==> flow/design.v <==
`timescale 1ns / 1ps
module srl_oneshot(
		input clk250_i,
		input rst_i,
		input trig_i,
		output scal_o
    );
	parameter ONESHOT_LENGTH = 16;
	reg flag;
	reg [15:0] delay_line;
	always @(posedge clk250_i) begin
		if (rst_i) begin
			flag <= 0;
			delay_line <= {16{1'b0}};
		end else begin
			if (trig_i) flag <= 1;
			else if (delay_line[ONESHOT_LENGTH-1]) flag <= 0;
			delay_line <= {delay_line[14:0],trig_i};
		end
	end
	assign scal_o = flag;
endmodule
`timescale 1ns / 1ps
module srl_oneshot_with_ref(
		input clk250_i,
		input rst_i,
		input pulse_i,
		input trig_i,
		output mon_scal_o,
		output scal_o
    );
	parameter ONESHOT_LENGTH = 16;
	reg [1:0] mon_flag_reg;
	reg mon_flag;
	reg flag;
	reg [15:0] delay_line;
	reg [15:0] mon_delay_line;
	always @(posedge clk250_i) begin
		if (rst_i) begin
			mon_flag_reg <= 2'b00;
			mon_flag <= 0;
			mon_delay_line <= {16{1'b0}};
			flag <= 0;
			delay_line <= {16{1'b0}};
		end else begin
			mon_flag_reg <= {mon_flag_reg[0],flag & pulse_i};
			if (mon_flag_reg[0] && !mon_flag_reg[1]) mon_flag <= 1;
			else if (mon_delay_line[ONESHOT_LENGTH-1]) mon_flag <= 0;
			mon_delay_line <= {mon_delay_line[14:0],mon_flag_reg[0] && !mon_flag_reg[1]};
			if (trig_i) flag <= 1;
			else if (delay_line[ONESHOT_LENGTH-1]) flag <= 0;
			delay_line <= {delay_line[14:0],trig_i};
		end
	end
	assign scal_o = flag;
	assign mon_scal_o = mon_flag;
endmodule
`timescale 1ns / 1ps
module ANITA3_trigger_holdoff(
		input clk250_i,
		input rst_i,
		input trig_i,
		output holdoff_o
    );
	reg holdoff_div_2;
	reg [3:0] holdoff_counter;
	wire [4:0] holdoff_counter_plus_one = holdoff_counter + 1;
	reg trigger_holdoff;
	reg clear_holdoff;
	always @(posedge clk250_i) begin
		if (rst_i) begin
			trigger_holdoff <= 0;
			holdoff_div_2 <= 0;
			holdoff_counter <= {4{1'b0}};
			clear_holdoff <= 0;
		end else begin
			if (clear_holdoff) trigger_holdoff <= 0;
			else if (trig_i) trigger_holdoff <= 1;
			if (!trigger_holdoff) holdoff_div_2 <= 0;
			else holdoff_div_2 <= ~holdoff_div_2;
			if (!trigger_holdoff) holdoff_counter <= {4{1'b0}};
			else if (holdoff_div_2) holdoff_counter <= holdoff_counter_plus_one;
			clear_holdoff <= holdoff_counter_plus_one[4];
		end
	end
	assign holdoff_o = trigger_holdoff;
endmodule
`timescale 1ns / 1ps
module ANITA3_simple_trigger_map(
		clk250_i,
		rst_i,
		L1_i,
		mask_i,
		V_pol_phi_o,
		H_pol_phi_o
    );
	parameter NUM_SURFS = 12;
	parameter NUM_TRIG = 4;
	parameter NUM_PHI = 16;
	input clk250_i;
	input rst_i;
	input [NUM_SURFS*NUM_TRIG-1:0] L1_i;
	input [2*NUM_PHI-1:0] mask_i;
	output [NUM_PHI-1:0] V_pol_phi_o;
	output [NUM_PHI-1:0] H_pol_phi_o;
	wire [NUM_PHI-1:0] V_pol_phi_in;
	wire [NUM_PHI-1:0] H_pol_phi_in;
	wire [NUM_TRIG-1:0] SURF_L1[NUM_SURFS-1:0];
	generate
		genvar s;
		for (s=0;s<NUM_SURFS;s=s+1) begin : SL
			assign SURF_L1[s] = L1_i[4*s +: 4];
		end
	endgenerate
	wire [NUM_PHI-1:0] V_pol_mask = mask_i[0 +: NUM_PHI];
	wire [NUM_PHI-1:0] H_pol_mask = mask_i[NUM_PHI +: NUM_PHI];
	reg [NUM_PHI-1:0] V_pol_phi_reg;
	reg [NUM_PHI-1:0] H_pol_phi_reg;
	reg [NUM_PHI-1:0] V_pol_phi_pipe;
	reg [NUM_PHI-1:0] H_pol_phi_pipe;
	assign V_pol_phi_in[0] = SURF_L1[2][0];
	assign V_pol_phi_in[4] = SURF_L1[2][1];
	assign H_pol_phi_in[0] = SURF_L1[2][2];
	assign H_pol_phi_in[4] = SURF_L1[2][3];
	assign V_pol_phi_in[2] = SURF_L1[3][0];
	assign V_pol_phi_in[6] = SURF_L1[3][1];
	assign H_pol_phi_in[2] = SURF_L1[3][2];
	assign H_pol_phi_in[6] = SURF_L1[3][3];
	assign V_pol_phi_in[1] = SURF_L1[4][0];
	assign V_pol_phi_in[5] = SURF_L1[4][1];
	assign H_pol_phi_in[1] = SURF_L1[4][2];
	assign H_pol_phi_in[5] = SURF_L1[4][3];
	assign V_pol_phi_in[3] = SURF_L1[5][0];
	assign V_pol_phi_in[7] = SURF_L1[5][1];
	assign H_pol_phi_in[3] = SURF_L1[5][2];
	assign H_pol_phi_in[7] = SURF_L1[5][3];
	assign V_pol_phi_in[15] = SURF_L1[6][0];
	assign V_pol_phi_in[11] = SURF_L1[6][1];
	assign H_pol_phi_in[15] = SURF_L1[6][2];
	assign H_pol_phi_in[11] = SURF_L1[6][3];
	assign V_pol_phi_in[13] = SURF_L1[7][0];
	assign V_pol_phi_in[9] = SURF_L1[7][1];
	assign H_pol_phi_in[13] = SURF_L1[7][2];
	assign H_pol_phi_in[9] = SURF_L1[7][3];
	assign V_pol_phi_in[14] = SURF_L1[8][0];
	assign V_pol_phi_in[10] = SURF_L1[8][1];
	assign H_pol_phi_in[14] = SURF_L1[8][2];
	assign H_pol_phi_in[10] = SURF_L1[8][3];
	assign V_pol_phi_in[12] = SURF_L1[9][0];
	assign V_pol_phi_in[8] = SURF_L1[9][1];
	assign H_pol_phi_in[12] = SURF_L1[9][2];
	assign H_pol_phi_in[8] = SURF_L1[9][3];
	generate
		genvar j;
		for (j=0;j<NUM_PHI;j=j+1) begin : PHI
			always @(posedge clk250_i) begin : IFF
				if (rst_i) V_pol_phi_reg[j] <= 0;
				else if (V_pol_mask[j]) V_pol_phi_reg[j] <= 0;
				else V_pol_phi_reg[j] <= V_pol_phi_in[j];
				if (rst_i) H_pol_phi_reg[j] <= 0;
				else if (H_pol_mask[j]) H_pol_phi_reg[j] <= 0;
				else H_pol_phi_reg[j] <= H_pol_phi_in[j];
			end
		end
	endgenerate
	always @(posedge clk250_i) begin
		if (rst_i) begin
			V_pol_phi_pipe <= {NUM_PHI{1'b0}};
			H_pol_phi_pipe <= {NUM_PHI{1'b0}};
		end else begin
			V_pol_phi_pipe <= V_pol_phi_reg;
			H_pol_phi_pipe <= H_pol_phi_reg;
		end
	end
	assign V_pol_phi_o = V_pol_phi_pipe;
	assign H_pol_phi_o = H_pol_phi_pipe;
endmodule
`timescale 1ns / 1ps
module ANITA3_simple_trigger( clk250_i,
										rst_i,
										L1_i,
										trig_o,
										scal_o,
										scal_L1_o,
										disable_i,
										refpulse_i,
										mon_scal_o,
										ant_mask_i,
										phi_mask_i,
										phi_o,
										count_o
										);
   parameter NUM_SURFS = 12;
   parameter NUM_TRIG = 4;
   parameter NUM_HOLD = 4;   
	parameter NUM_PHI = 16;
   input clk250_i;
	input rst_i;
   input [NUM_SURFS*NUM_TRIG-1:0] L1_i;
	input [2*NUM_PHI-1:0] ant_mask_i;
	input [2*NUM_PHI-1:0] phi_mask_i;
   output 			  trig_o;
	output [2*NUM_PHI-1:0] phi_o;
	output [2*NUM_PHI-1:0] scal_o;
	output [2*NUM_PHI-1:0] scal_L1_o;
	input refpulse_i;
	output [2*NUM_PHI-1:0] mon_scal_o;
	output [7:0] count_o;
	input disable_i;
	wire [NUM_PHI-1:0] V_pol_phi;
	wire [NUM_PHI-1:0] H_pol_phi;
	ANITA3_simple_trigger_map u_map(.clk250_i(clk250_i),
											  .rst_i(rst_i),
											  .mask_i(ant_mask_i),
											  .L1_i(L1_i),
											  .V_pol_phi_o(V_pol_phi),
											  .H_pol_phi_o(H_pol_phi));
	reg [NUM_PHI-1:0] V_pol_trig;
	reg [NUM_PHI-1:0] H_pol_trig;
	reg [NUM_PHI-1:0] V_pol_phi_del;
	reg [NUM_PHI-1:0] H_pol_phi_del;
	reg [NUM_PHI-1:0] V_pol_hold;
	reg [NUM_PHI-1:0] H_pol_hold;
	reg [NUM_PHI-1:0] V_pol_pat;
	reg [NUM_PHI-1:0] H_pol_pat;	
	reg H_rf_trigger;
	reg V_rf_trigger;
	reg rf_trigger;
	reg [1:0] raw_rf_trigger;
	wire trigger_holdoff;
	reg [7:0] raw_rf_count;
	reg rf_count_flag;
	reg [7:0] rf_count;	
	reg trig_disable;
	generate
		genvar i;
		for (i=0;i<NUM_PHI;i=i+1) begin : RF_TRIG
			srl_oneshot l1v_scaler(.clk250_i(clk250_i),.rst_i(rst_i),.trig_i(V_pol_phi[i]), 
													.scal_o(scal_L1_o[i]));
			srl_oneshot l1h_scaler(.clk250_i(clk250_i),.rst_i(rst_i),.trig_i(H_pol_phi[i]), 
													.scal_o(scal_L1_o[NUM_PHI+i]));
			srl_oneshot_with_ref v_scaler(.clk250_i(clk250_i),.rst_i(rst_i),.trig_i(V_pol_trig[i]),.pulse_i(refpulse_i), 
													.scal_o(scal_o[i]), .mon_scal_o(mon_scal_o[i]));
			srl_oneshot_with_ref h_scaler(.clk250_i(clk250_i),.rst_i(rst_i),.trig_i(H_pol_trig[i]),.pulse_i(refpulse_i), 
													.scal_o(scal_o[NUM_PHI+i]), .mon_scal_o(mon_scal_o[NUM_PHI+i]));
			always @(posedge clk250_i) begin
				if (rst_i) begin
					V_pol_trig[i] <= 1'b0;
					H_pol_trig[i] <= 1'b0;
				end else begin
				V_pol_trig[i] <= ((V_pol_phi[i]) && (V_pol_phi[(i+1)%NUM_PHI])) && !phi_mask_i[i];  
				H_pol_trig[i] <= ((H_pol_phi[i]) && (H_pol_phi[(i+1)%NUM_PHI])) && !phi_mask_i[NUM_PHI+i];	
				end
				end
		end
	endgenerate
	always @(posedge clk250_i) begin
		if (rst_i) begin
			trig_disable <= 0;
			V_pol_phi_del <= {NUM_PHI{1'b0}};
			H_pol_phi_del <= {NUM_PHI{1'b0}};
			H_pol_hold <= {NUM_PHI{1'b0}};
			V_pol_hold <= {NUM_PHI{1'b0}};
			H_pol_pat <= {NUM_PHI{1'b0}};
			V_pol_pat <= {NUM_PHI{1'b0}};
			H_rf_trigger <= 0;
			V_rf_trigger <= 0;
			rf_trigger <= 0;
			raw_rf_trigger <= {2{1'b0}};
			rf_count_flag <= 0;
			raw_rf_count <= {8{1'b0}};
			rf_count <= {8{1'b0}};
		end else begin
		trig_disable <= disable_i;
		V_pol_phi_del <= V_pol_phi;
		H_pol_phi_del <= H_pol_phi;
		H_pol_hold <= H_pol_phi_del;
		V_pol_hold <= V_pol_phi_del;
		if ((H_rf_trigger || V_rf_trigger) && !trigger_holdoff) H_pol_pat <= H_pol_hold;
		if ((H_rf_trigger || V_rf_trigger) && !trigger_holdoff) V_pol_pat <= V_pol_hold;		
		H_rf_trigger <= |H_pol_trig;
		V_rf_trigger <= |V_pol_trig;
		rf_trigger <= (H_rf_trigger | V_rf_trigger) && !trigger_holdoff && !trig_disable;
		raw_rf_trigger <= {raw_rf_trigger[0],(H_rf_trigger | V_rf_trigger)};
		rf_count_flag <= (raw_rf_trigger[0] && !raw_rf_trigger[1]);
		if (rf_count_flag) raw_rf_count <= raw_rf_count + 1;
		if (rf_count_flag && trigger_holdoff) rf_count <= raw_rf_count;
			end
	end
	ANITA3_trigger_holdoff u_rf_holdoff(.clk250_i(clk250_i),
													.rst_i(rst_i),
													.trig_i(V_rf_trigger | H_rf_trigger),
													.holdoff_o(trigger_holdoff));
	assign trig_o = rf_trigger;
	assign phi_o = {H_pol_pat,V_pol_pat};
	assign count_o = rf_count;
endmodule
## Tool chain data of ANITA3_simple_trigger

Tool output for the design above, in the order of the flow.
Lines are those of the file above, counted from 1.
Operators: Yosys type, input widths -> output width; for muxes data width and select width s.
Library cell names are shortened.
A cell with n/a has no value.

| design | value |
|---|---|
| top | ANITA3_simple_trigger |
| clock | clk250_i |
| library | sky130hd |
| corner | tt_025C_1v80 |

## Elaborated design

Source: Yosys, flattened and elaborated, memories not mapped. Widths are those after wreduce. Registers that Yosys merges into a memory's read port (data or address) are not register bits. Print and check cells do not count. Equal cells are merged and count once.

| bit counts | value |
|---|---|
| output and inout bits | 137 |
| input bits | 116 |
| word-level cells | 838 |
| bits in registers | 1918 |

| operators by class | value |
|---|---|
| multiplexer cells | 192 |
| bitwise logic cells | 35 |
| reduce/logical cells | 301 |
| $add $sub $neg | 2 |

Operator list:

| cell | count |
|---|---|
| $reduce_bool 2->1 | 96 |
| $mux 1 | 192 |
| $logic_and 1x1->1 | 101 |
| $reduce_or 2->1 | 34 |
| $logic_not 1->1 | 67 |
| $and 1x1->1 | 32 |
| $reduce_or 16->1 | 2 |
| $add 8x1->8 const B | 1 |
| $add 4x1->5 const B | 1 |
| $not 1->1 | 2 |
| $or 1x1->1 | 1 |
| $logic_or 1x1->1 | 1 |

## Longest topological paths

Longest topological path by Yosys (ltp), each cell counted once; first at word level (registers and memories cut), then after technology mapping (sequential cells cut; the memories' decode and read muxes count).

| depth | value |
|---|---|
| word-level depth | 3 |
| ABC_AREA | 0 |
| gate-level depth with buffers | 5 |
| mapped depth without buffers | 4 |

## Synthesis result

Source: synth_stat.txt of the flow (Yosys; design flattened, memories mapped). It holds for the ABC_AREA given above (unset counts as 0); a run with the other value may have another netlist.
Totals and module areas in this step are rounded.

| mapped netlist | value |
|---|---|
| cell count | 4322 |
| flip-flop cells | 1854 |
| area of sequential cells | 37100 um^2 |
| buffer cells | 301 |
| chip area (Yosys) | 52400 um^2 |

Cells by type:

| cell type | count | total area (um^2) |
|---|---|---|
| dfxtp_1 | 1854 | 3.71E+04 |
| nor2b_1 | 1100 | 6881.6 |
| and2b_1 | 504 | 3.78E+03 |
| buf_4 | 109 | 818.285 |
| a21oi_1 | 140 | 700.672 |
| clkbuf_1 | 144 | 540.518 |
| nand2b_1 | 65 | 406.64 |
| nand2_1 | 76 | 285.274 |
| nor2_1 | 75 | 281.52 |
| and3b_1 | 32 | 280.269 |
| inv_1 | 65 | 243.984 |
| nor3b_1 | 32 | 240.23 |
| and2_1 | 32 | 200.192 |
| buf_2 | 34 | 170.163 |
| buf_6 | 13 | 146.39 |
| nand3_1 | 10 | 50.048 |
| nor4_1 | 8 | 50.048 |
| xor2_1 | 5 | 43.792 |

Other cell types: 13; their cells: 24.
The figures by module come from a second, unflattened synthesis with its own total; it is not the netlist above.

| unflattened totals | value |
|---|---|
| cell total of the unflattened synthesis | 4338 |
| area total of the unflattened synthesis | 54000 um^2 |

Each row is one instance without its submodules.

Modules:

| module | sequential area (um^2) | instances | area (um^2) | cells |
|---|---|---|---|---|
| srl_oneshot_with_ref | 721 | 32 | 1000 | 80 |
| srl_oneshot | 340 | 32 | 473 | 37 |
| ANITA3_simple_trigger | 3020 | 1 | 4630 | 434 |
| ANITA3_simple_trigger_map | 1280 | 1 | 1950 | 135 |
| ANITA3_trigger_holdoff | 140 | 1 | 269 | 25 |

## Path before layout

OpenSTA on the mapped netlist: ideal clock, no wires. The path of least setup slack (recovery checks aside). Input and output delay are each 20% of the period. Register names are those of the netlist, which keeps one name where synthesis merged equal registers.

| path after synthesis | value |
|---|---|
| path kind | input -> register |
| from | in rst_i |
| to | reg RF_TRIG[2].l1h_scaler.delay_line[10] |
| path buffers | 2 |
| launch time at the first pin | 0.800 ns |
| stages on the path | 3 |
| library setup time | 0.114 ns |
| data required time | 3.886 ns |
| external input delay | 0.800 ns |
| path slack | 2.405 ns |
| arrival | 1.481 ns |
| clock period | 4.0 ns |
| delay of the path | 0.795 ns |
| synthesis period reached | 1.595 ns |

"delay of the path" = arrival - input delay + setup time.
"stages on the path": output pins that drive a net of the path, with the launching flip-flop's if there is one; two outputs of one cell count as two.
"synthesis period reached" is the clock period less the worst setup slack; recovery checks do not enter. This is arithmetic on one report: input and output delays are still those of the set period (20% each).

| on the way, after synthesis | value |
|---|---|
| cells stage by stage | clkbuf_1 -> clkbuf_1 -> and2b_1 |
| cells in the longest elaborated chain | 0 |
| elaborated cells between the ends (all ways) | 0 |
| RTL lines with such cells | 0 |

Ends and longest elaborated chain, after synthesis:

| what | line | RTL |
|---|---|---|
| start: declaration | 198 | `input rst_i;` |
| end: assignment | 14 | `delay_line <= {16{1'b0}};` |
| end: assignment | 18 | `delay_line <= {delay_line[14:0],trig_i};` |
| end: declaration | 10 | `reg [15:0] delay_line;` |

## Timing after layout

From the final timing report of run 1: the path of least setup slack in the routed layout; clock arrival at registers is part of the times.

| path after layout | value |
|---|---|
| path kind | register -> output |
| from | reg H_pol_pat[10] |
| to | out phi_o[26] |
| data required time | 3.20 ns |
| arrival | 1.86 ns |
| launch time at the first pin | 0.75 ns |
| clock period | 4.0 ns |
| path slack | 1.34 ns |
| stages on the path | 2 |
| path buffers | 1 |
| external output delay | 0.80 ns |

| on the way, after layout | value |
|---|---|
| cells stage by stage | dfxtp_1 -> clkdlybuf4s50_1 |
| cells in the longest elaborated chain | 0 |
| elaborated cells between the ends (all ways) | 0 |
| RTL lines with such cells | 0 |

Ends and longest elaborated chain, after layout:

| what | line | RTL |
|---|---|---|
| start: declaration | 225 | `reg [NUM_PHI-1:0] H_pol_pat;` |
| start: assignment | 264 | `H_pol_pat <= {NUM_PHI{1'b0}};` |
| start: assignment | 279 | `if ((H_rf_trigger \|\| V_rf_trigger) && !trigger_holdoff) H_pol_pat <= H_pol_hold;` |
| end: declaration | 203 | `output [2*NUM_PHI-1:0] phi_o;` |

Subject: ANITA3_simple_trigger on sky130hd, stored results

Hello all,

Module ANITA3_simple_trigger, platform sky130hd: 4 stored runs of the flow (Yosys, OpenROAD) with differing settings, in no particular order. Input and output delays are each 20% of the period that was set; the output load is 0.01 pF.
"clock period reached" = clock period - worst setup slack. The figure is calculated, with input and output delays left at 20% of the set period.
"critical setup path time" is the time allowed to the run's worst setup path (the clock period less input and output delay, where it has them) less its slack. Clock arrival times count: a late capture clock shortens it, a late launch clock lengthens it.
"total power after layout" rests on the timing tool's default activity at the inputs, not on a simulated workload.
The measured numbers are rounded.
Among the settings, -- means not set for that run.
Among the results, -- means that no value is shown for the run.

| item | run 1 | run 2 | run 3 | run 4 |
|---|---|---|---|---|
| CORE_ASPECT_RATIO | 0.72 | -- | -- | 0.72 |
| CORE_MARGIN | 3 | 8 | 10 | 3 |
| CORE_UTILIZATION | 70 | 70 | 26 | 70 |
| CTS_CLUSTER_DIAMETER | 348 | -- | -- | 348 |
| GPL_ROUTABILITY_DRIVEN | 1 | 0 | 0 | 0 |
| GPL_TIMING_DRIVEN | 0 | -- | -- | 0 |
| MAX_ROUTING_LAYER | met4 | met5 | -- | met4 |
| MIN_ROUTING_LAYER | met2 | met2 | -- | met2 |
| TNS_END_PERCENT | 60 | 25 | 30 | 60 |
| period_ns | 4.0 | 4.75 | 1.59 | 4.0 |
| CAP_MARGIN | 20 | 35 | 20 | 40 |
| SLEW_MARGIN | 20 | 10 | 20 | 20 |
| CELL_PAD_IN_SITES_DETAIL_PLACEMENT | -- | 2 | -- | -- |
| CTS_CLUSTER_SIZE | -- | 16 | -- | -- |
| PLACE_DENSITY_LB_ADDON | -- | 0.12 | -- | -- |
| ABC_AREA | -- | -- | 0 | -- |
| SETUP_SLACK_MARGIN | -- | -- | 0.1 | -- |
| cell area after synthesis (um^2) | 52400 | -- | 52400 | 52400 |
| total die area (um^2) | 78300 | -- | 220000 | 78300 |
| standard-cell area after layout (um^2) | 61300 | -- | 64800 | 61300 |
| utilization after layout | 0.833 | -- | 0.324 | 0.834 |
| worst setup slack after layout (ns) | 1.34 | -- | -0.019 | 1.29 |
| total negative slack (ns) | 0.000 | -- | -0.117 | 0.000 |
| worst hold slack (ns) | 0.386 | -- | 0.092 | 0.384 |
| total power after layout (W) | 0.0347 | -- | 0.0918 | 0.0345 |
| clock period reached (ns) | 2.660 | -- | 1.609 | 2.708 |
| critical setup path time (ns) | 1.86 | -- | 1.29 | 1.91 |
| critical path kind | register -> output | -- | register -> output | register -> output |

Run 2: not finished: placement ended with a tool error

Thanks
